==> flow/design.v <==
package code_defs_pkg;
    typedef enum logic [1:0]
        { SYNC_DATA = 2'b10
        , SYNC_CTL = 2'b01
        } sync_t;
    typedef enum logic [7:0]
        { BT_IDLE = 8'h1e
        , BT_O4   = 8'h2d
        , BT_S4   = 8'h33
        , BT_O0S4 = 8'h66
        , BT_O0O4 = 8'h55
        , BT_S0   = 8'h78
        , BT_O0   = 8'h4b
        , BT_T0   = 8'h87
        , BT_T1   = 8'h99
        , BT_T2   = 8'haa
        , BT_T3   = 8'hb4
        , BT_T4   = 8'hcc
        , BT_T5   = 8'hd2
        , BT_T6   = 8'he1
        , BT_T7   = 8'hff
        } block_type_t;
    typedef enum logic [6:0]
        { CC_IDLE = 7'b00
        , CC_LPI = 7'h06
        , CC_ERROR = 7'h1e
        , CC_RES0 = 7'h2d
        , CC_RES1 = 7'h33
        , CC_RES2 = 7'h4b
        , CC_RES3 = 7'h55
        , CC_RES4 = 7'h66
        , CC_RES5 = 7'h78
        } control_code_t;
    typedef enum logic [3:0]
        { OC_SEQ = 4'h0
        , OC_SIG = 4'hf
        } o_code_t;
    typedef enum logic [7:0]
        { RS_IDLE = 8'h07
        , RS_LPI = 8'h06
        , RS_START = 8'hfb
        , RS_TERM = 8'hfd
        , RS_ERROR = 8'hfe
        , RS_OSEQ = 8'h9c
        , RS_RES0 = 8'h1c
        , RS_RES1 = 8'h3c
        , RS_RES2 = 8'h7c
        , RS_RES3 = 8'hbc
        , RS_RES4 = 8'hdc
        , RS_RES5 = 8'hf7
        , RS_OSIG = 8'h5c
        } rs_code_t;
    typedef enum logic [7:0]
        { MAC_PRE = 8'h55
        , MAC_SFD = 8'hd5
        } mac_code_t;
    function automatic logic [7:0] control_to_rs_code(logic [6:0] icode);
        case (icode)
            CC_IDLE:    control_to_rs_code = RS_IDLE;
            CC_LPI:     control_to_rs_code = RS_LPI;
            CC_ERROR:   control_to_rs_code = RS_ERROR;
            CC_RES0:    control_to_rs_code = RS_RES0;
            CC_RES1:    control_to_rs_code = RS_RES1;
            CC_RES2:    control_to_rs_code = RS_RES2;
            CC_RES3:    control_to_rs_code = RS_RES3;
            CC_RES4:    control_to_rs_code = RS_RES4;
            CC_RES5:    control_to_rs_code = RS_RES5;
            default: begin
                control_to_rs_code = RS_IDLE;
            end
        endcase
    endfunction
    function automatic logic [3:0] rs_to_cc_ocode (input logic [7:0] rs_code);
        rs_to_cc_ocode = rs_code == RS_OSEQ ? OC_SEQ : OC_SIG;
    endfunction
    function automatic logic [7:0] cc_to_rs_ocode (input logic [3:0] cc_ocode);
        cc_to_rs_ocode = cc_ocode == OC_SEQ ? RS_OSEQ : RS_OSIG;
    endfunction
endpackage
`timescale 1ns/1ps
`default_nettype none
module slicing_crc #(
    parameter int SLICE_LENGTH = 4,
    parameter bit [31:0] INITIAL_CRC = 32'hFFFFFFFF,
    parameter bit INVERT_OUTPUT = 1,
    parameter bit REGISTER_OUTPUT = 1
) (
    input wire i_clk,
    input wire i_reset,
    input wire [8*SLICE_LENGTH-1:0] i_data,
    input wire [SLICE_LENGTH-1:0] i_valid,
    output wire [31:0] o_crc
);
    logic [31:0] crc_reg;
    logic [31:0] crc_next;
    function automatic logic [31:0] crc_byte(input logic [31:0] crc, input logic [7:0] data);
        logic [31:0] c;
        c = crc ^ {24'd0, data};
        for (int b = 0; b < 8; b++) begin
            c = c[0] ? ((c >> 1) ^ 32'hEDB88320) : (c >> 1);
        end
        crc_byte = c;
    endfunction
    always_comb begin
        crc_next = crc_reg;
        for (int n = 0; n < SLICE_LENGTH; n++) begin
            if (i_valid[n]) begin
                crc_next = crc_byte(crc_next, i_data[8*n +: 8]);
            end
        end
    end
    always_ff @(posedge i_clk)
    if (i_reset) begin
        crc_reg <= INITIAL_CRC;
    end else begin
        crc_reg <= crc_next;
    end
    generate if (REGISTER_OUTPUT) begin: l_reg_out
        assign o_crc = INVERT_OUTPUT ? ~crc_reg : crc_reg;
    end else begin: l_comb_out
        assign o_crc = INVERT_OUTPUT ? ~crc_next : crc_next;
    end endgenerate
endmodule
`timescale 1ns/1ps
`default_nettype none
module scrambler #(
    parameter bit DESCRAMBLE = 0,
    localparam int DATA_WIDTH = 32
) (
    input wire i_clk,
    input wire i_reset,
    input wire i_init_done,
    input wire i_pause,
    input wire [DATA_WIDTH-1:0] i_data,
    output wire [DATA_WIDTH-1:0] o_data
);
    /*verilator lint_off UNUSED*/
    logic[127:0] scrambler_data;
    /*verilator lint_on UNUSED*/
    logic [127:0] next_scrambler_data;
    logic [95:0] next_scrambler_data_split;
    always_ff @(posedge i_clk) begin
        if (i_reset || !i_init_done) begin
            scrambler_data <= '1;
        end
        else if (!i_pause) begin
            scrambler_data <= next_scrambler_data;
        end
    end
    assign next_scrambler_data_split = {scrambler_data[DATA_WIDTH +: 128 - DATA_WIDTH]};
    assign next_scrambler_data = DESCRAMBLE ? {i_data, next_scrambler_data_split} :
                                                {o_data, next_scrambler_data_split};
    generate
        for (genvar gi = 0; gi < DATA_WIDTH; gi++) begin: l_assign_odata
            assign o_data[gi] = next_scrambler_data_split[(64-DATA_WIDTH) + 6+gi] ^ next_scrambler_data_split[(64-DATA_WIDTH) + 25+gi] ^ i_data[gi];
        end
    endgenerate
endmodule
`timescale 1ns/1ps
`default_nettype none
module rx_gearbox #(
    parameter bit REGISTER_OUTPUT = 1,
    localparam int DATA_WIDTH = 32,
    localparam int HEADER_WIDTH = 2,
    localparam int SEQUENCE_WIDTH = 6
) (
    input wire i_clk,
    input wire i_reset,
    input wire [DATA_WIDTH-1:0] i_data,
    input wire i_slip,
    output logic [DATA_WIDTH-1:0] o_data,
    output logic [HEADER_WIDTH-1:0] o_header,
    output logic o_data_valid,
    output logic o_header_valid
);
    localparam int BUF_SIZE = 2*DATA_WIDTH + HEADER_WIDTH + 1;  
    logic [SEQUENCE_WIDTH-1:0] gearbox_seq;
    logic half_slip;
    always_ff @(posedge i_clk)
    if (i_reset) begin
        gearbox_seq <= '0;
        half_slip <= '0;
    end else begin
        if (!i_slip) begin
            gearbox_seq <= gearbox_seq < 32 ? gearbox_seq + 1 : '0;
        end
        if (i_slip) begin
            half_slip <= ~half_slip;
        end
    end
    logic [BUF_SIZE-1:0] obuf, next_obuf;
    wire frame_word;
    logic [6:0] current_data_idx;
    function automatic logic [6:0] data_idxs(input logic [SEQUENCE_WIDTH-1:0] seq);
        case (seq)
            0: data_idxs = 0;
            1: data_idxs = 32;
            2: data_idxs = 64;
            3: data_idxs = 30;
            4: data_idxs = 62;
            5: data_idxs = 28;
            6: data_idxs = 60;
            7: data_idxs = 26;
            8: data_idxs = 58;
            9: data_idxs = 24;
            10: data_idxs = 56;
            11: data_idxs = 22;
            12: data_idxs = 54;
            13: data_idxs = 20;
            14: data_idxs = 52;
            15: data_idxs = 18;
            16: data_idxs = 50;
            17: data_idxs = 16;
            18: data_idxs = 48;
            19: data_idxs = 14;
            20: data_idxs = 46;
            21: data_idxs = 12;
            22: data_idxs = 44;
            23: data_idxs = 10;
            24: data_idxs = 42;
            25: data_idxs = 8;
            26: data_idxs = 40;
            27: data_idxs = 6;
            28: data_idxs = 38;
            29: data_idxs = 4;
            30: data_idxs = 36;
            31: data_idxs = 2;
            32: data_idxs = 34;
            default: data_idxs = 0;
        endcase
    endfunction
    assign frame_word = (half_slip) ? !gearbox_seq[0] && gearbox_seq != SEQUENCE_WIDTH'(32) : 
                                        !gearbox_seq[0];
    assign current_data_idx = data_idxs(gearbox_seq);
    generate for (genvar gi = 0; gi < BUF_SIZE; gi++) begin: l_assign_obuf
        always @(*) begin
            next_obuf[gi] = obuf[gi];
            if (gi == BUF_SIZE - 1) begin
                next_obuf[gi] = next_obuf[0];  
            end else begin
                if (frame_word) begin
                    if (gearbox_seq != 0 && gi >= current_data_idx) begin
                        next_obuf[gi] = i_data[gi - current_data_idx];
                    end else if (gi < DATA_WIDTH - gearbox_seq) begin
                        next_obuf[gi] = i_data[gi + gearbox_seq];
                    end
                end else begin
                    if (gi >= current_data_idx && gi < current_data_idx + 32) begin
                        next_obuf[gi] = i_data[gi - current_data_idx];
                    end
                end
            end
        end
    end endgenerate
    always_ff @(posedge i_clk)
    if (i_reset) begin
        obuf <= '0;
    end else begin
        obuf <= next_obuf;
    end
    wire [DATA_WIDTH-1:0] odata_int;
    wire [HEADER_WIDTH-1:0] oheader_int;
    wire odata_valid_int;
    wire oheader_valid_int;
    assign odata_valid_int = half_slip ? gearbox_seq != 31 : gearbox_seq != 0;
    assign oheader_int = half_slip ? next_obuf[2:1] : next_obuf[1:0];
    assign oheader_valid_int = !frame_word && odata_valid_int;
    assign odata_int = half_slip ? (!frame_word ? next_obuf[34:3] : next_obuf[66:35]) :
                               (!frame_word ? next_obuf[33:2] : next_obuf[65:34]);
    generate if (REGISTER_OUTPUT) begin: l_register_output
        always_ff @(posedge i_clk)
        if (i_reset) begin
            o_data_valid <= '0;
            o_header <= '0;
            o_header_valid <= '0;
            o_data <= '0;
        end else begin
            o_data_valid <= odata_valid_int;
            o_header <= (oheader_valid_int) ? oheader_int : o_header;
            o_header_valid <= oheader_valid_int;
            o_data <= (odata_valid_int) ? odata_int : o_data;
        end
    end else begin: l_comb_output
        assign o_data_valid = odata_valid_int;
        assign o_header = oheader_int;
        assign o_header_valid = oheader_valid_int;
        assign o_data = odata_int;
    end endgenerate
endmodule
`timescale 1ns/1ps
`default_nettype none
module lock_state(
    input wire i_clk,
    input wire i_reset,
    input wire [1:0] i_header,
    input wire i_valid,
    output wire o_slip
);
    typedef enum logic[3:0] { LOCK_INIT, RESET_CNT, TEST_SH,
        VALID_SH, INVALID_SH, GOOD_64, SLIP} lock_state_t;
    lock_state_t state, next_state;
    /*verilator lint_off UNUSED*/
    logic rx_block_lock, test_sh, slip_done;
    /*verilator lint_on UNUSED*/
    logic [15:0] sh_cnt, sh_invalid_cnt;
    wire sh_valid;
    assign sh_valid = (i_header[1] ^ i_header[0]);
    assign o_slip = (state == SLIP);
    always_ff @(posedge i_clk) begin
        if (i_reset) begin
            state <= LOCK_INIT;
        end else begin
            state <= next_state;
        end
    end
    always_comb begin
        case (state)
            LOCK_INIT: begin
                next_state = RESET_CNT;
            end
            RESET_CNT: begin
                next_state = TEST_SH;
            end
            TEST_SH: begin
                if (!i_valid) begin
                    next_state = TEST_SH;
                end if (sh_valid) begin
                    next_state = VALID_SH;
                end else begin
                    next_state = INVALID_SH;
                end
            end
            VALID_SH: begin
                if (!i_valid) begin
                    next_state = VALID_SH;
                end if (sh_cnt == 64 && sh_invalid_cnt == 0) begin
                    next_state = GOOD_64;
                end else if (sh_cnt == 64 && sh_invalid_cnt != 0) begin
                    next_state = RESET_CNT;
                end else if (sh_cnt < 64 && !sh_valid) begin
                    next_state = INVALID_SH;
                end else begin
                    next_state = VALID_SH;
                end
            end
            INVALID_SH: begin
                if (!i_valid) begin
                    next_state = INVALID_SH;
                end if (sh_cnt == 64 && sh_invalid_cnt < 16) begin
                    next_state = RESET_CNT;
                end else if (sh_invalid_cnt == 16) begin
                    next_state = SLIP;
                end else if (sh_cnt < 64 && !sh_valid) begin
                    next_state = INVALID_SH;
                end else begin
                    next_state = VALID_SH;
                end
            end
            GOOD_64: begin
                next_state = RESET_CNT;
            end
            SLIP: begin
                next_state = RESET_CNT;
            end
            default: begin
                next_state = LOCK_INIT;
            end
            endcase
    end
    always_ff @(posedge i_clk) begin
        if (i_reset) begin
            rx_block_lock <= 1'b0;
            test_sh <= 1'b0;
            sh_cnt <= 0;
            sh_invalid_cnt <= 0;
            slip_done <= 1'b0;
        end else begin
            case (state)
                LOCK_INIT: begin
                    rx_block_lock <= 1'b0;
                    test_sh <= 1'b0;
                end
                RESET_CNT: begin
                    sh_cnt <= 0;
                    sh_invalid_cnt <= 0;
                    slip_done <= 1'b0;
                end
                TEST_SH: begin
                    test_sh <= 1'b0;
                end
                VALID_SH: begin
                    sh_cnt <= (i_valid) ? sh_cnt + 1 : sh_cnt;
                end
                INVALID_SH: begin
                    sh_cnt <= (i_valid) ? sh_cnt + 1 : sh_cnt;
                    sh_invalid_cnt <= (i_valid) ? sh_invalid_cnt + 1 : sh_invalid_cnt;
                end
                GOOD_64: begin
                    rx_block_lock <= 1'b0;
                end
                SLIP: begin
                    rx_block_lock <= 1'b0;
                end
                default: begin
                    rx_block_lock <= 1'b0;
                    test_sh <= 1'b0;
                    sh_cnt <= 0;
                    sh_invalid_cnt <= 0;
                    slip_done <= 1'b0;
                end
            endcase
        end
    end
endmodule
`timescale 1ns/1ps
`default_nettype none
import code_defs_pkg::*;
module decoder #(
    localparam int DATA_WIDTH = 32,
    localparam int DATA_NBYTES = DATA_WIDTH / 8
) (
    input wire i_reset,
    input wire i_rxc,
    input wire [DATA_WIDTH-1:0] i_rxd,
    input wire [1:0] i_rx_header,
    input wire i_rx_data_valid,
    input wire i_rx_header_valid,
    output wire [DATA_WIDTH-1:0] o_rxd,
    output wire [DATA_NBYTES-1:0] o_rxctl
);
    typedef struct packed {
        logic [63:0] odata;
        logic [7:0] octl;
        logic frame_valid;
    } xgmii_data_ctl_t;
    logic [DATA_WIDTH-1:0] delayed_i_rxd;
    wire [63:0] internal_irxd;
    xgmii_data_ctl_t decoded_frame;
    wire output_decode_frame;
    /*verilator lint_off UNUSED*/
    logic [63:0] internal_orxd;
    logic [7:0] internal_orxctl;
    wire frame_valid;
    /*verilator lint_on UNUSED*/
    always_ff @(posedge i_rxc) begin
        if (i_reset) begin
            delayed_i_rxd <= '0;
            internal_orxd <= '0;
            internal_orxctl <= '0;
        end else begin
            if (i_rx_data_valid) begin
                delayed_i_rxd <= i_rxd;
                if (output_decode_frame) begin  
                    internal_orxd <= decoded_frame.odata;
                    internal_orxctl <= decoded_frame.octl;
                end
            end
        end
    end
    assign internal_irxd = {i_rxd, delayed_i_rxd};
    assign output_decode_frame = !i_rx_header_valid  && i_rx_data_valid;  
    assign frame_valid = decoded_frame.frame_valid;
    assign o_rxd = !output_decode_frame ? internal_orxd[32 +: 32] : decoded_frame.odata[0 +: 32];
    assign o_rxctl = !output_decode_frame ? internal_orxctl[4 +: 4] : decoded_frame.octl[0 +: 4];
    function automatic logic [7:0] local_control_to_rs_code(input logic [6:0] icode);
        case (icode)
            CC_IDLE:    local_control_to_rs_code = RS_IDLE;
            CC_LPI:     local_control_to_rs_code = RS_LPI;
            CC_ERROR:   local_control_to_rs_code = RS_ERROR;
            CC_RES0:    local_control_to_rs_code = RS_RES0;
            CC_RES1:    local_control_to_rs_code = RS_RES1;
            CC_RES2:    local_control_to_rs_code = RS_RES2;
            CC_RES3:    local_control_to_rs_code = RS_RES3;
            CC_RES4:    local_control_to_rs_code = RS_RES4;
            CC_RES5:    local_control_to_rs_code = RS_RES5;
            default: begin
                local_control_to_rs_code = RS_IDLE;
            end
        endcase
    endfunction
    function automatic logic [7:0] local_cc_to_rs_ocode(input logic [3:0] cc_ocode);
        local_cc_to_rs_ocode = cc_ocode == OC_SEQ ? RS_OSEQ : RS_OSIG;
    endfunction
    function automatic logic [63:0] control_code_to_rs_lane(input logic [63:0] idata, input bit [7:0] lanes);
        control_code_to_rs_lane = {8{RS_ERROR}};
        for (int i = 0; i < 8; i++) begin
            if (lanes[7-i] == 1) begin
                control_code_to_rs_lane[8*i +: 8] = local_control_to_rs_code(idata[8 + (7*i) +: 7]);
            end
        end
    endfunction
    function automatic logic [72:0] decode_frame(input logic [63:0] idata, input logic [1:0] iheader);
        logic [63:0] odata;
        logic [7:0] octl;
        logic frame_valid;
        odata = '0;
        octl = '0;
        frame_valid = 1;
        if (iheader == SYNC_DATA) begin
            odata = idata;
            octl = '0;
        end else begin
            case (idata[7:0])
                BT_IDLE: begin
                    odata = control_code_to_rs_lane(idata, 8'hFF);
                    octl = '1;
                end
                BT_O4: begin
                    odata = control_code_to_rs_lane(idata, 8'hF0);
                    odata[63:40] = idata[63:40];
                    odata[39:32] = local_cc_to_rs_ocode(idata[39:36]);
                    octl = 8'h1F;
                end
                BT_S4: begin
                    odata = control_code_to_rs_lane(idata, 8'hF0);
                    odata[63:40] = idata[63:40];
                    odata[39:32] = RS_START;
                    octl = 8'h1F;
                end
                BT_O0S4: begin
                    odata[63:40] = idata[63:40];
                    odata[39:32] = RS_START;
                    odata[31: 8] = idata[31: 8];
                    odata[ 7: 0] = local_cc_to_rs_ocode(idata[35:32]);
                    octl = 8'h11;
                end
                BT_O0O4: begin
                    odata[63:40] = idata[63:40];
                    odata[39:32] = local_cc_to_rs_ocode(idata[35:32]);
                    odata[31: 8] = idata[31: 8];
                    odata[ 7: 0] = local_cc_to_rs_ocode(idata[39:36]);
                    octl = 8'h11;
                end
                BT_S0: begin
                    odata[63: 8] = idata[63: 8];
                    odata[ 7: 0] = RS_START;
                    octl = 8'h01;
                end
                BT_O0: begin
                    odata = control_code_to_rs_lane(idata, 8'h0F);
                    odata[31: 8] = idata[31: 8];
                    odata[ 7: 0] = local_cc_to_rs_ocode(idata[35:32]);
                    octl = 8'hF1;
                end
                BT_T0: begin
                    odata = control_code_to_rs_lane(idata, 8'h7F);
                    odata[ 7: 0] = RS_TERM;
                    octl = 8'hFF;
                end
                BT_T1: begin
                    odata = control_code_to_rs_lane(idata, 8'h3F);
                    odata[ 7: 0] = idata[15: 8];
                    odata[15: 8] = RS_TERM;
                    octl = 8'hFE;
                end
                BT_T2: begin
                    odata = control_code_to_rs_lane(idata, 8'h1F);
                    odata[15: 0] = idata[23: 8];
                    odata[23:16] = RS_TERM;
                    octl = 8'hFC;
                end
                BT_T3: begin
                    odata = control_code_to_rs_lane(idata, 8'h0F);
                    odata[23: 0] = idata[31: 8];
                    odata[31:24] = RS_TERM;
                    octl = 8'hF8;
                end
                BT_T4: begin
                    odata = control_code_to_rs_lane(idata, 8'h07);
                    odata[31: 0] = idata[39: 8];
                    odata[39:32] = RS_TERM;
                    octl = 8'hF0;
                end
                BT_T5: begin
                    odata = control_code_to_rs_lane(idata, 8'h03);
                    odata[39: 0] = idata[47: 8];
                    odata[47:40] = RS_TERM;
                    octl = 8'hE0;
                end
                BT_T6: begin
                    odata = control_code_to_rs_lane(idata, 8'h01);
                    odata[47: 0] = idata[55: 8];
                    odata[55:48] = RS_TERM;
                    octl = 8'hC0;
                end
                BT_T7: begin
                    odata[55: 0] = idata[63: 8];
                    odata[63:56] = RS_TERM;
                    octl = 8'h80;
                end
                default: begin
                    octl = 8'hFF;
                    odata[63:0] = {8{RS_ERROR}};
                    frame_valid = 0;
                end
            endcase
        end
        decode_frame = {odata, octl, frame_valid};
    endfunction
    assign decoded_frame = decode_frame(internal_irxd, i_rx_header);
endmodule
`timescale 1ns/1ps
`default_nettype none
import code_defs_pkg::*;
module rx_mac #(
    localparam int DATA_WIDTH = 32,
    localparam int DATA_NBYTES = DATA_WIDTH / 8
) (
    input wire i_reset,
    input wire i_clk,
    input wire [DATA_WIDTH-1:0] i_xgmii_rxd,
    input wire [DATA_NBYTES-1:0] i_xgmii_rxc,
    input wire i_phy_rx_valid,
    input wire [DATA_NBYTES-1:0] i_term_loc,
    output logic [DATA_WIDTH-1:0] m00_axis_tdata,
    output logic [DATA_NBYTES-1:0] m00_axis_tkeep,
    output logic m00_axis_tvalid,
    output logic m00_axis_tlast,
    output logic m00_axis_tuser
);
    typedef enum logic[1:0] {IDLE, PREAMBLE, DATA, TERM} rx_state_t;
    rx_state_t rx_state, rx_next_state;
    wire sfd_found;
    logic [DATA_NBYTES-1:0] start_keep;
    logic sfd_found_del;
    wire start_valid;
    wire term_found;
    wire [DATA_NBYTES-1:0] term_keep;
    wire ctl_found;
    wire data_invalid;
    wire  rx_crc_reset;
    logic [DATA_WIDTH-1:0] rx_crc_input_del;
    logic [31:0] rx_calc_crc;
    logic [31:0] rx_captured_crc;
    logic [DATA_NBYTES-1:0] crc_input_valid;
    logic [DATA_NBYTES-1:0] rx_crc_input_valid_del;
    always_ff @(posedge i_clk)
    if (i_reset) begin
        rx_state <= IDLE;
    end else begin
        rx_state <= rx_next_state;
    end
    always @(*) begin
        m00_axis_tdata = i_xgmii_rxd;
        case (rx_state)
            IDLE: begin
                rx_next_state = (sfd_found) ? DATA : IDLE;
                m00_axis_tvalid = '0;
                m00_axis_tlast = '0;
                m00_axis_tkeep = '0;
                m00_axis_tuser = '0;
            end
            DATA: begin
                if (i_phy_rx_valid && (term_found || ctl_found || data_invalid)) begin
                    rx_next_state = IDLE;
                end else begin
                    rx_next_state = DATA;
                end
                m00_axis_tvalid = i_phy_rx_valid && !data_invalid && (!sfd_found_del || (sfd_found_del && start_valid));
                m00_axis_tlast = rx_next_state == IDLE;
                m00_axis_tkeep = sfd_found_del ? start_keep :
                                    term_found ? term_keep  :
                                                '1;
                m00_axis_tuser = term_found && (rx_calc_crc == rx_captured_crc);
            end
            default: begin
                rx_next_state = IDLE;
                m00_axis_tvalid = '0;
                m00_axis_tlast = '0;
                m00_axis_tkeep = '0;
                m00_axis_tuser = '0;
            end
        endcase
    end
    assign ctl_found = |i_xgmii_rxc;
    assign data_invalid = (i_xgmii_rxc[3] && i_xgmii_rxd[31:24] == RS_ERROR) ||
                            (i_xgmii_rxc[2] && i_xgmii_rxd[23:16] == RS_ERROR) ||
                            (i_xgmii_rxc[1] && i_xgmii_rxd[15: 8] == RS_ERROR) ||
                            (i_xgmii_rxc[0] && i_xgmii_rxd[ 7: 0] == RS_ERROR);
    assign sfd_found = i_phy_rx_valid && (i_xgmii_rxd == {{3{8'h55}}, RS_START}) && (i_xgmii_rxc == 4'b1);
    always_ff @(posedge i_clk)  
    if (i_reset) begin
        sfd_found_del <= '0;
    end else begin
        sfd_found_del <= (i_phy_rx_valid) ? sfd_found : sfd_found_del;
    end
    assign term_found = |i_term_loc;
    assign start_keep = 4'b0000;
    assign start_valid = 1'b0;  
    generate for (genvar gi = 0; gi < DATA_NBYTES; gi++) begin: l_term_keep
        assign term_keep[gi] = (1 << gi) < i_term_loc ? 1'b1 : 1'b0;
    end endgenerate
    always_ff @(posedge i_clk)
    if (i_reset) begin
        rx_crc_input_del <= '0;
        rx_crc_input_valid_del <= '0;
    end else begin
        rx_crc_input_del <= i_phy_rx_valid ? m00_axis_tdata : rx_crc_input_del;
        rx_crc_input_valid_del <= i_phy_rx_valid ? m00_axis_tkeep : rx_crc_input_valid_del;
    end
    always @(*) begin
        if (!i_phy_rx_valid) begin
            crc_input_valid = {DATA_NBYTES{1'b0}};
        end else if (!term_found) begin
            crc_input_valid = rx_crc_input_valid_del;
        end else begin
            case (i_term_loc)
                1: crc_input_valid = 4'b0000;
                2: crc_input_valid = 4'b0001;
                4: crc_input_valid = 4'b0011;
                8: crc_input_valid = 4'b0111;
                default: crc_input_valid = 4'b1111;
            endcase
        end
        case (i_term_loc)
            1: rx_captured_crc = rx_crc_input_del;
            2: rx_captured_crc = {i_xgmii_rxd[0+:8], rx_crc_input_del[8+:24]};
            4: rx_captured_crc = {i_xgmii_rxd[0+:16], rx_crc_input_del[16+:16]};
            8: rx_captured_crc = {i_xgmii_rxd[0+:24], rx_crc_input_del[24+:8]};
            default: rx_captured_crc = i_xgmii_rxd;
        endcase
    end
    assign rx_crc_reset = rx_state == IDLE;
    slicing_crc #(
        .SLICE_LENGTH(DATA_NBYTES),
        .INITIAL_CRC(32'hFFFFFFFF),
        .INVERT_OUTPUT(1),
        .REGISTER_OUTPUT(0)
    ) u_rx_crc (
        .i_clk(i_clk),
        .i_reset(rx_crc_reset),
        .i_data(rx_crc_input_del),
        .i_valid(crc_input_valid),
        .o_crc(rx_calc_crc)
    );
endmodule
`timescale 1ns/1ps
`default_nettype none
import code_defs_pkg::*;
module eth_rx (
    input wire i_clk,
    input wire i_reset,
    input wire [31:0] i_xver_rx_data,
    output logic [31:0] m00_axis_tdata,
    output logic [3:0] m00_axis_tkeep,
    output logic m00_axis_tvalid,
    output logic m00_axis_tlast,
    output logic m00_axis_tuser
);
    wire [31:0] rx_gearbox_data_out, rx_descrambled_data;
    wire [1:0] rx_header;
    wire rx_data_valid, rx_header_valid;
    wire rx_gearbox_slip;
    wire [31:0] rx_decoded_data;
    wire [3:0] rx_decoded_ctl;
    rx_gearbox #(.REGISTER_OUTPUT(1))
    u_rx_gearbox (
        .i_clk(i_clk),
        .i_reset(i_reset),
        .i_data(i_xver_rx_data),
        .i_slip(rx_gearbox_slip),
        .o_data(rx_gearbox_data_out),
        .o_header(rx_header),
        .o_data_valid(rx_data_valid),
        .o_header_valid(rx_header_valid)
    );
    lock_state u_lock_state(
        .i_clk(i_clk),
        .i_reset(i_reset),
        .i_header(rx_header),
        .i_valid(rx_header_valid),
        .o_slip(rx_gearbox_slip)
    );
    scrambler #(
        .DESCRAMBLE(1)
    ) u_descrambler(
        .i_clk(i_clk),
        .i_reset(i_reset),
        .i_init_done(!i_reset),
        .i_pause(!rx_data_valid),
        .i_data(rx_gearbox_data_out),
        .o_data(rx_descrambled_data)
    );
    decoder u_decoder(
        .i_reset(i_reset),
        .i_rxc(i_clk),
        .i_rxd(rx_descrambled_data),
        .i_rx_header(rx_header),
        .i_rx_data_valid(rx_data_valid),
        .i_rx_header_valid(rx_header_valid),
        .o_rxd(rx_decoded_data),
        .o_rxctl(rx_decoded_ctl)
    );
    wire [3:0] early_term_loc;
    generate for (genvar gi = 0; gi < 4; gi++) begin: l_early_term_loc
        assign early_term_loc[gi] = rx_data_valid && rx_decoded_data[gi*8 +: 8] == RS_TERM && rx_decoded_ctl[gi];
    end endgenerate
    logic [31:0] xgmii_rx_data;
    logic [3:0] xgmii_rx_ctl;
    logic phy_rx_valid;
    logic [3:0] term_loc;
    always_ff @(posedge i_clk)
    if (i_reset) begin
        xgmii_rx_data <= '0;
        xgmii_rx_ctl <= '0;
        phy_rx_valid <= '0;
        term_loc <= '0;
    end else begin
        xgmii_rx_data <= rx_decoded_data;
        xgmii_rx_ctl <= rx_decoded_ctl;
        phy_rx_valid <= rx_data_valid;
        term_loc <= early_term_loc;
    end
    wire [31:0] rx_tdata;
    wire [3:0] rx_tkeep;
    wire rx_tvalid;
    wire rx_tlast;
    wire rx_tuser;
    rx_mac u_rx (
        .i_reset(i_reset),
        .i_clk(i_clk),
        .i_xgmii_rxd(xgmii_rx_data),
        .i_xgmii_rxc(xgmii_rx_ctl),
        .i_phy_rx_valid(phy_rx_valid),
        .i_term_loc(term_loc),
        .m00_axis_tdata(rx_tdata),
        .m00_axis_tkeep(rx_tkeep),
        .m00_axis_tvalid(rx_tvalid),
        .m00_axis_tlast(rx_tlast),
        .m00_axis_tuser(rx_tuser)
    );
    always_ff @(posedge i_clk)
    if (i_reset) begin
        m00_axis_tdata <= '0;
        m00_axis_tkeep <= '0;
        m00_axis_tvalid <= '0;
        m00_axis_tlast <= '0;
        m00_axis_tuser <= '0;
    end else begin
        m00_axis_tdata <= rx_tdata;
        m00_axis_tkeep <= rx_tkeep;
        m00_axis_tvalid <= rx_tvalid;
        m00_axis_tlast <= rx_tlast;
        m00_axis_tuser <= rx_tuser;
    end
endmodule
* Step by step through the tools: eth_rx *
Tool output for the design above, in the order of the flow.
Line numbers count from 1 in the design file above.
Operators carry their Yosys type and port widths (W data, S select, Z words).
Library cell names are shortened.
A cell with n/a has no value.

set-up
  design top = eth_rx
  clock input = i_clk
  standard-cell library = sky130hd
  corner = tt_025C_1v80

* Elaborated design *
Source: Yosys, flattened and elaborated, memories not mapped. Widths are those after wreduce. Print and check cells do not count.
Memory sizes are those after Yosys's memory passes, which may raise the word count (mostly to a power of two), join words into wider ones and drop unused or constant bits.

operators by class
  equality and inequality tests = 108
  bitwise gates (word level) = 106
  reduce/logical cells = 206
  $lt $le $gt $ge = 205
  shift operators = 132
  add/sub/neg operators = 136
  muxes and demuxes = 358

operator list
  operator               number
  $shiftx A32 B32 Y1     131
  $lt A6 B32 Y1 const A  64
  $mux W32               40
  $lt A5 B32 Y1 const A  32
  $lt A4 B32 Y1 const A  16
  $pmux W8 S8            8
  $not A13 Y14           32
  $mux W1                270
  $lt A3 B32 Y1 const A  8
  $sub A6 B7 Y8 const A  32
  $add A6 B6 Y7 const A  32
  $ge A6 B7 Y1 const A   32
  $eq A7 B7 Y1 const B   32
  $pmux W8 S4            5
  $logic_and A1 B1 Y1    157
  $lt A1 B32 Y1 const A  4
  $lt A2 B32 Y1 const A  4
  $xor A32 B8 Y32        4
  $sub A5 B7 Y8 const A  16
  $lt A7 B32 Y1 const A  4
  $eq A8 B8 Y1 const B   16
  $pmux W32 S4           1
  $add A5 B6 Y7 const A  16
  $ge A5 B7 Y1 const A   16
  $eq A7 B6 Y1 const B   16
  $pmux W8 S11           1
  $xor A1 B1 Y1          65
  $sub A4 B7 Y8 const A  8

Other operator kinds: 76; their cells: 189.

bit counts
  word-level cells = 1280
  memories = 1
  register bits after elaboration = 528
  word width x clocked read ports = 6
  memory bits (read-only) = 384
  output and inout bits = 39

memory list
  name             depth  bits a word  rd ports  write ports  RTL line  source
  (no name shown)  64     6            1         0            195       case (seq)

* Depth *
Depth = most cells in a row (Yosys ltp): at word level without a register or memory, in the mapped netlist without a sequential cell, where the memories' decode and read muxes count.

depth
  depth in word-level cells = 75
  ABC_AREA = 0
  mapped depth = 22
  gate-level depth less buffers = 17

* Mapped cells and area *
Yosys stat after the flow's synthesis: flattened, memories mapped to cells. It holds for the ABC_AREA given above (unset counts as 0); a run with the other value may have another netlist.

synthesis totals
  flip-flops = 431
  cell area after synthesis = 36816.6 um^2
  sequential area = 8628.3 um^2
  buffer cells = 346
  cell count = 4754

cells by type
  type      number  area in all (um^2)
  dfxtp_1   431     8.63E+03
  mux2i_1   248     2.48E+03
  xnor2_1   277     2.43E+03
  nor2_1    601     2.26E+03
  nand2_1   533     2E+03
  a21oi_1   344     1.72E+03
  mux4_2    58      1.31E+03
  o21ai_0   244     1.22E+03
  xnor3_1   50      1126.08
  xor2_1    124     1.09E+03
  clkbuf_1  282     1.06E+03
  nor3_1    152     760.73
  nand3_1   130     650.624
  a211oi_1  81      608.083
  mux2_2    50      563.04
  ha_1      38      475.456
  a31oi_1   72      450.432
  nor2b_1   70      437.92

Not listed: further types 85, cells in them 969.
By module: a second synthesis without flattening, with its own total; a netlist apart from the flattened one above.

second synthesis, totals
  cell total of the unflattened synthesis = 4638
  area total of the unflattened synthesis = 38662.1 um^2

Each row is one instance without its submodules.

modules
  module                          instances  cells  sequential area (um^2)  area (um^2)
  rx_gearbox (REGISTER_OUTPUT=1)  1          1887   2302.2                  14597.8
  decoder                         1          916    1361.3                  6718.9
  slicing_crc                     1          683    640.6                   6608.8
  rx_mac                          1          479    780.7                   3814.9
  scrambler (DESCRAMBLE=1)        1          252    1161.1                  2630.0
  eth_rx                          1          183    1601.5                  2254.7
  lock_state                      1          238    780.7                   2037.0

* Timing after synthesis *
Source: OpenSTA report_checks on the synthesized netlist (no wires, ideal clock, input and output delay 20% of the period each), path of least setup slack; recovery checks are left aside. Register names are those of the netlist, which keeps one name where synthesis merged equal registers.

timing path post-synthesis
  path kind = register to register
  from = reg u_rx.rx_crc_input_del[2]
  to = reg m00_axis_tuser
  delay of the path = 5.419 ns
  arrival = 5.316 ns
  slack = 1.081 ns
  stages = 20
  time at the first pin = 0.000 ns
  required time = 6.397 ns
  period = 6.5 ns
  period reached after synthesis = 5.419 ns

"delay of the path" = arrival - input delay + setup time.
"stages" counts driving pins, that of a launching flip-flop among them; a cell with two outputs on the path counts twice.
"period reached after synthesis" is the clock period less the worst setup slack; recovery checks do not enter. This is arithmetic on one report: input and output delays are still those of the set period (20% each).
Between the ends stands the longest chain of elaborated cells between them, by number of cells; it is not shown to be the way that was timed. Of several equally long chains one is given.
Each line given opens the expression or statement behind the cell; cells for indexed reads and writes are added by Yosys, which also makes memories of some case tables.

on the way, post-synthesis
  path through = dfxtp_1 -> xnor3_1 -> a211o_1 -> a211oi_4 -> xnor3_1 -> xor2_1 -> a21bo_2 -> and3_1 -> buf_2 -> xnor2_4 -> xnor3_1 -> mux2i_1 -> or2_1 -> buf_4 -> xnor3_1 -> xnor3_1 -> xor2_1 -> nor4_1 -> nand4_1 -> a2111oi_2
  cells in the longest elaborated chain = 56
  elaborated cells on any way between the ends = 73
  RTL lines with such cells = 6

RTL lines, path post-synthesis
  item                 RTL line  source
  start: declaration   632       logic [DATA_WIDTH-1:0] rx_crc_input_del;
  start: assignment    695       rx_crc_input_del <= '0;
  start: assignment    698       rx_crc_input_del <= i_phy_rx_valid ? m00_axis_tdata : rx_crc_input_del;
  $xor A32 B8 Y32      98        c = crc ^ {24'd0, data};
  $mux W32 x3          100       c = c[0] ? ((c >> 1) ^ 32'hEDB88320) : (c >> 1);
  $not A13 Y14         n/a
  $mux W32             100
  $not A13 Y14         n/a
  $mux W32 x2          100
  $not A13 Y14         n/a
  (+34 left out)       n/a
  $mux W32 x3          100
  $not A13 Y14         n/a
  $mux W32 x4          100
  $mux W32             107       if (i_valid[n]) begin
  $not A32 Y32         121       assign o_crc = INVERT_OUTPUT ? ~crc_next : crc_next;
  $eq A32 B32 Y1       664       m00_axis_tuser = term_found && (rx_calc_crc == rx_captured_crc);
  $logic_and A1 B1 Y1  664
  end: assignment      838       m00_axis_tuser <= '0;
  end: assignment      844       m00_axis_tuser <= rx_tuser;
  end: declaration     748       output logic m00_axis_tuser

* Timing after layout *
Path of least setup slack in the final report of stored run 1 (OpenROAD, finished layout, wires in). Where an end is a register, its clock arrival counts in the times.

timing path after layout
  path kind = register to register
  from = reg u_rx.u_rx_crc.crc_reg[6]
  to = reg m00_axis_tuser
  required time = 6.99 ns
  slack = 0.22 ns
  time at the first pin = 0.60 ns
  stages = 20
  period = 6.5 ns
  arrival = 6.77 ns

Between the ends stands the longest chain of elaborated cells between them, by number of cells; it is not shown to be the way that was timed. Of several equally long chains one is given.

on the way, after layout
  path through = dfxtp_1 -> xnor2_2 -> xnor3_1 -> mux2i_4 -> xnor2_4 -> xnor3_1 -> xor3_1 -> mux2_2 -> nand2_2 -> nor4_1 -> a2111oi_1 -> buf_4 -> nand2_1 -> buf_4 -> xnor2_1 -> xor3_1 -> o2bb2ai_1 -> a2bb2oi_1 -> nand4_1 -> a2111oi_2
  cells in the longest elaborated chain = 56
  elaborated cells on any way between the ends = 69
  RTL lines with such cells = 5

RTL lines, path after layout
  item                 RTL line  source
  start: declaration   94        logic [31:0] crc_reg;
  start: assignment    114       crc_reg <= INITIAL_CRC;
  start: assignment    116       crc_reg <= crc_next;
  $xor A32 B8 Y32      98        c = crc ^ {24'd0, data};
  $not A13 Y14         n/a
  $mux W32 x7          100       c = c[0] ? ((c >> 1) ^ 32'hEDB88320) : (c >> 1);
  $not A13 Y14         n/a
  $mux W32             100
  $mux W32             107       if (i_valid[n]) begin
  $xor A32 B8 Y32      98
  (+34 left out)       n/a
  $mux W32 x3          100
  $not A13 Y14         n/a
  $mux W32             100
  $mux W32             107
  $not A32 Y32         121       assign o_crc = INVERT_OUTPUT ? ~crc_next : crc_next;
  $eq A32 B32 Y1       664       m00_axis_tuser = term_found && (rx_calc_crc == rx_captured_crc);
  $logic_and A1 B1 Y1  664
  end: assignment      838       m00_axis_tuser <= '0;
  end: assignment      844       m00_axis_tuser <= rx_tuser;
  end: declaration     748       output logic m00_axis_tuser

Memo
Re: implementation data of eth_rx

Measured results for eth_rx: 5 stored runs of the Yosys and OpenROAD flow on sky130hd. The settings differ; the order carries no meaning. The constraints put input and output delay at 20% of the set period each and load the outputs with 0.01 pF.
"period achieved": clock period set for the run, less the worst setup slack. It is reckoned from that one timing run; input and output delays stay at 20% of the period that was set.
By "critical path time" is meant the share of the clock period that the worst setup path is allowed (20% is reserved at inputs, 20% at outputs), minus its slack. Clock arrival times at its registers enter into it.
By "total design power" is meant OpenSTA's value without simulated activity: inputs other than the clock are taken to toggle once in ten clock periods, and the tool carries that through the logic.
A setting shown as . is not set for that run.
Among the results, . means that no value is shown for the run.

item                                     stored run 1          stored run 2          stored run 3  stored run 4          stored run 5
CAP_MARGIN                               30                    20                    20            20                    35
CORE_ASPECT_RATIO                        0.81                  .                     .             .                     0.81
CORE_UTILIZATION                         44                    40                    47            15                    29
CTS_CLUSTER_DIAMETER                     215                   .                     .             .                     215
GPL_TIMING_DRIVEN                        1                     .                     1             1                     1
period_ns                                6.5                   6.29                  6.86          6.86                  4.25
CORE_MARGIN                              2                     2                     2             4                     2
SLEW_MARGIN                              20                    20                    20            20                    5
SETUP_SLACK_MARGIN                       .                     1.19                  .             .                     .
CELL_PAD_IN_SITES_DETAIL_PLACEMENT       .                     .                     2             2                     1
GPL_ROUTABILITY_DRIVEN                   .                     .                     0             1                     .
MIN_ROUTING_LAYER                        .                     .                     met2          met1                  .
PLACE_DENSITY_LB_ADDON                   .                     .                     0.06          .                     .
TNS_END_PERCENT                          .                     .                     30            30                    .
HOLD_SLACK_MARGIN                        .                     .                     .             0.21                  .
PLACE_DENSITY                            .                     .                     .             0.9                   .
ABC_AREA                                 .                     .                     .             .                     1
CELL_PAD_IN_SITES_GLOBAL_PLACEMENT       .                     .                     .             .                     2
MAX_ROUTING_LAYER                        .                     .                     .             .                     met4
chip area in the Yosys report (um^2)     36816.6               36816.6               .             36816.6               35977.0
full die area (um^2)                     86017.6               94485.5               .             253432.0              126909.0
standard-cell area after routing (um^2)  41019.3               42286.8               .             43190.2               47451.8
post-route utilization                   0.494                 0.463                 .             0.177                 0.385
worst setup slack after layout (ns)      0.216                 0.795                 .             0.200                 -0.121
post-route setup TNS (ns)                0.000                 0.000                 .             0.000                 -0.121
final worst hold slack (ns)              0.438                 0.434                 .             0.494                 0.416
total design power (µW)                  10134                 10205                 .             10093                 17530
period achieved (ns)                     6.284                 5.495                 .             6.660                 4.371
critical path time (ns)                  6.28                  5.49                  .             6.66                  4.37
worst setup path kind                    register to register  register to register  .             register to register  register to register

Stored run 3: no final report: routing broke off with GRT-0116
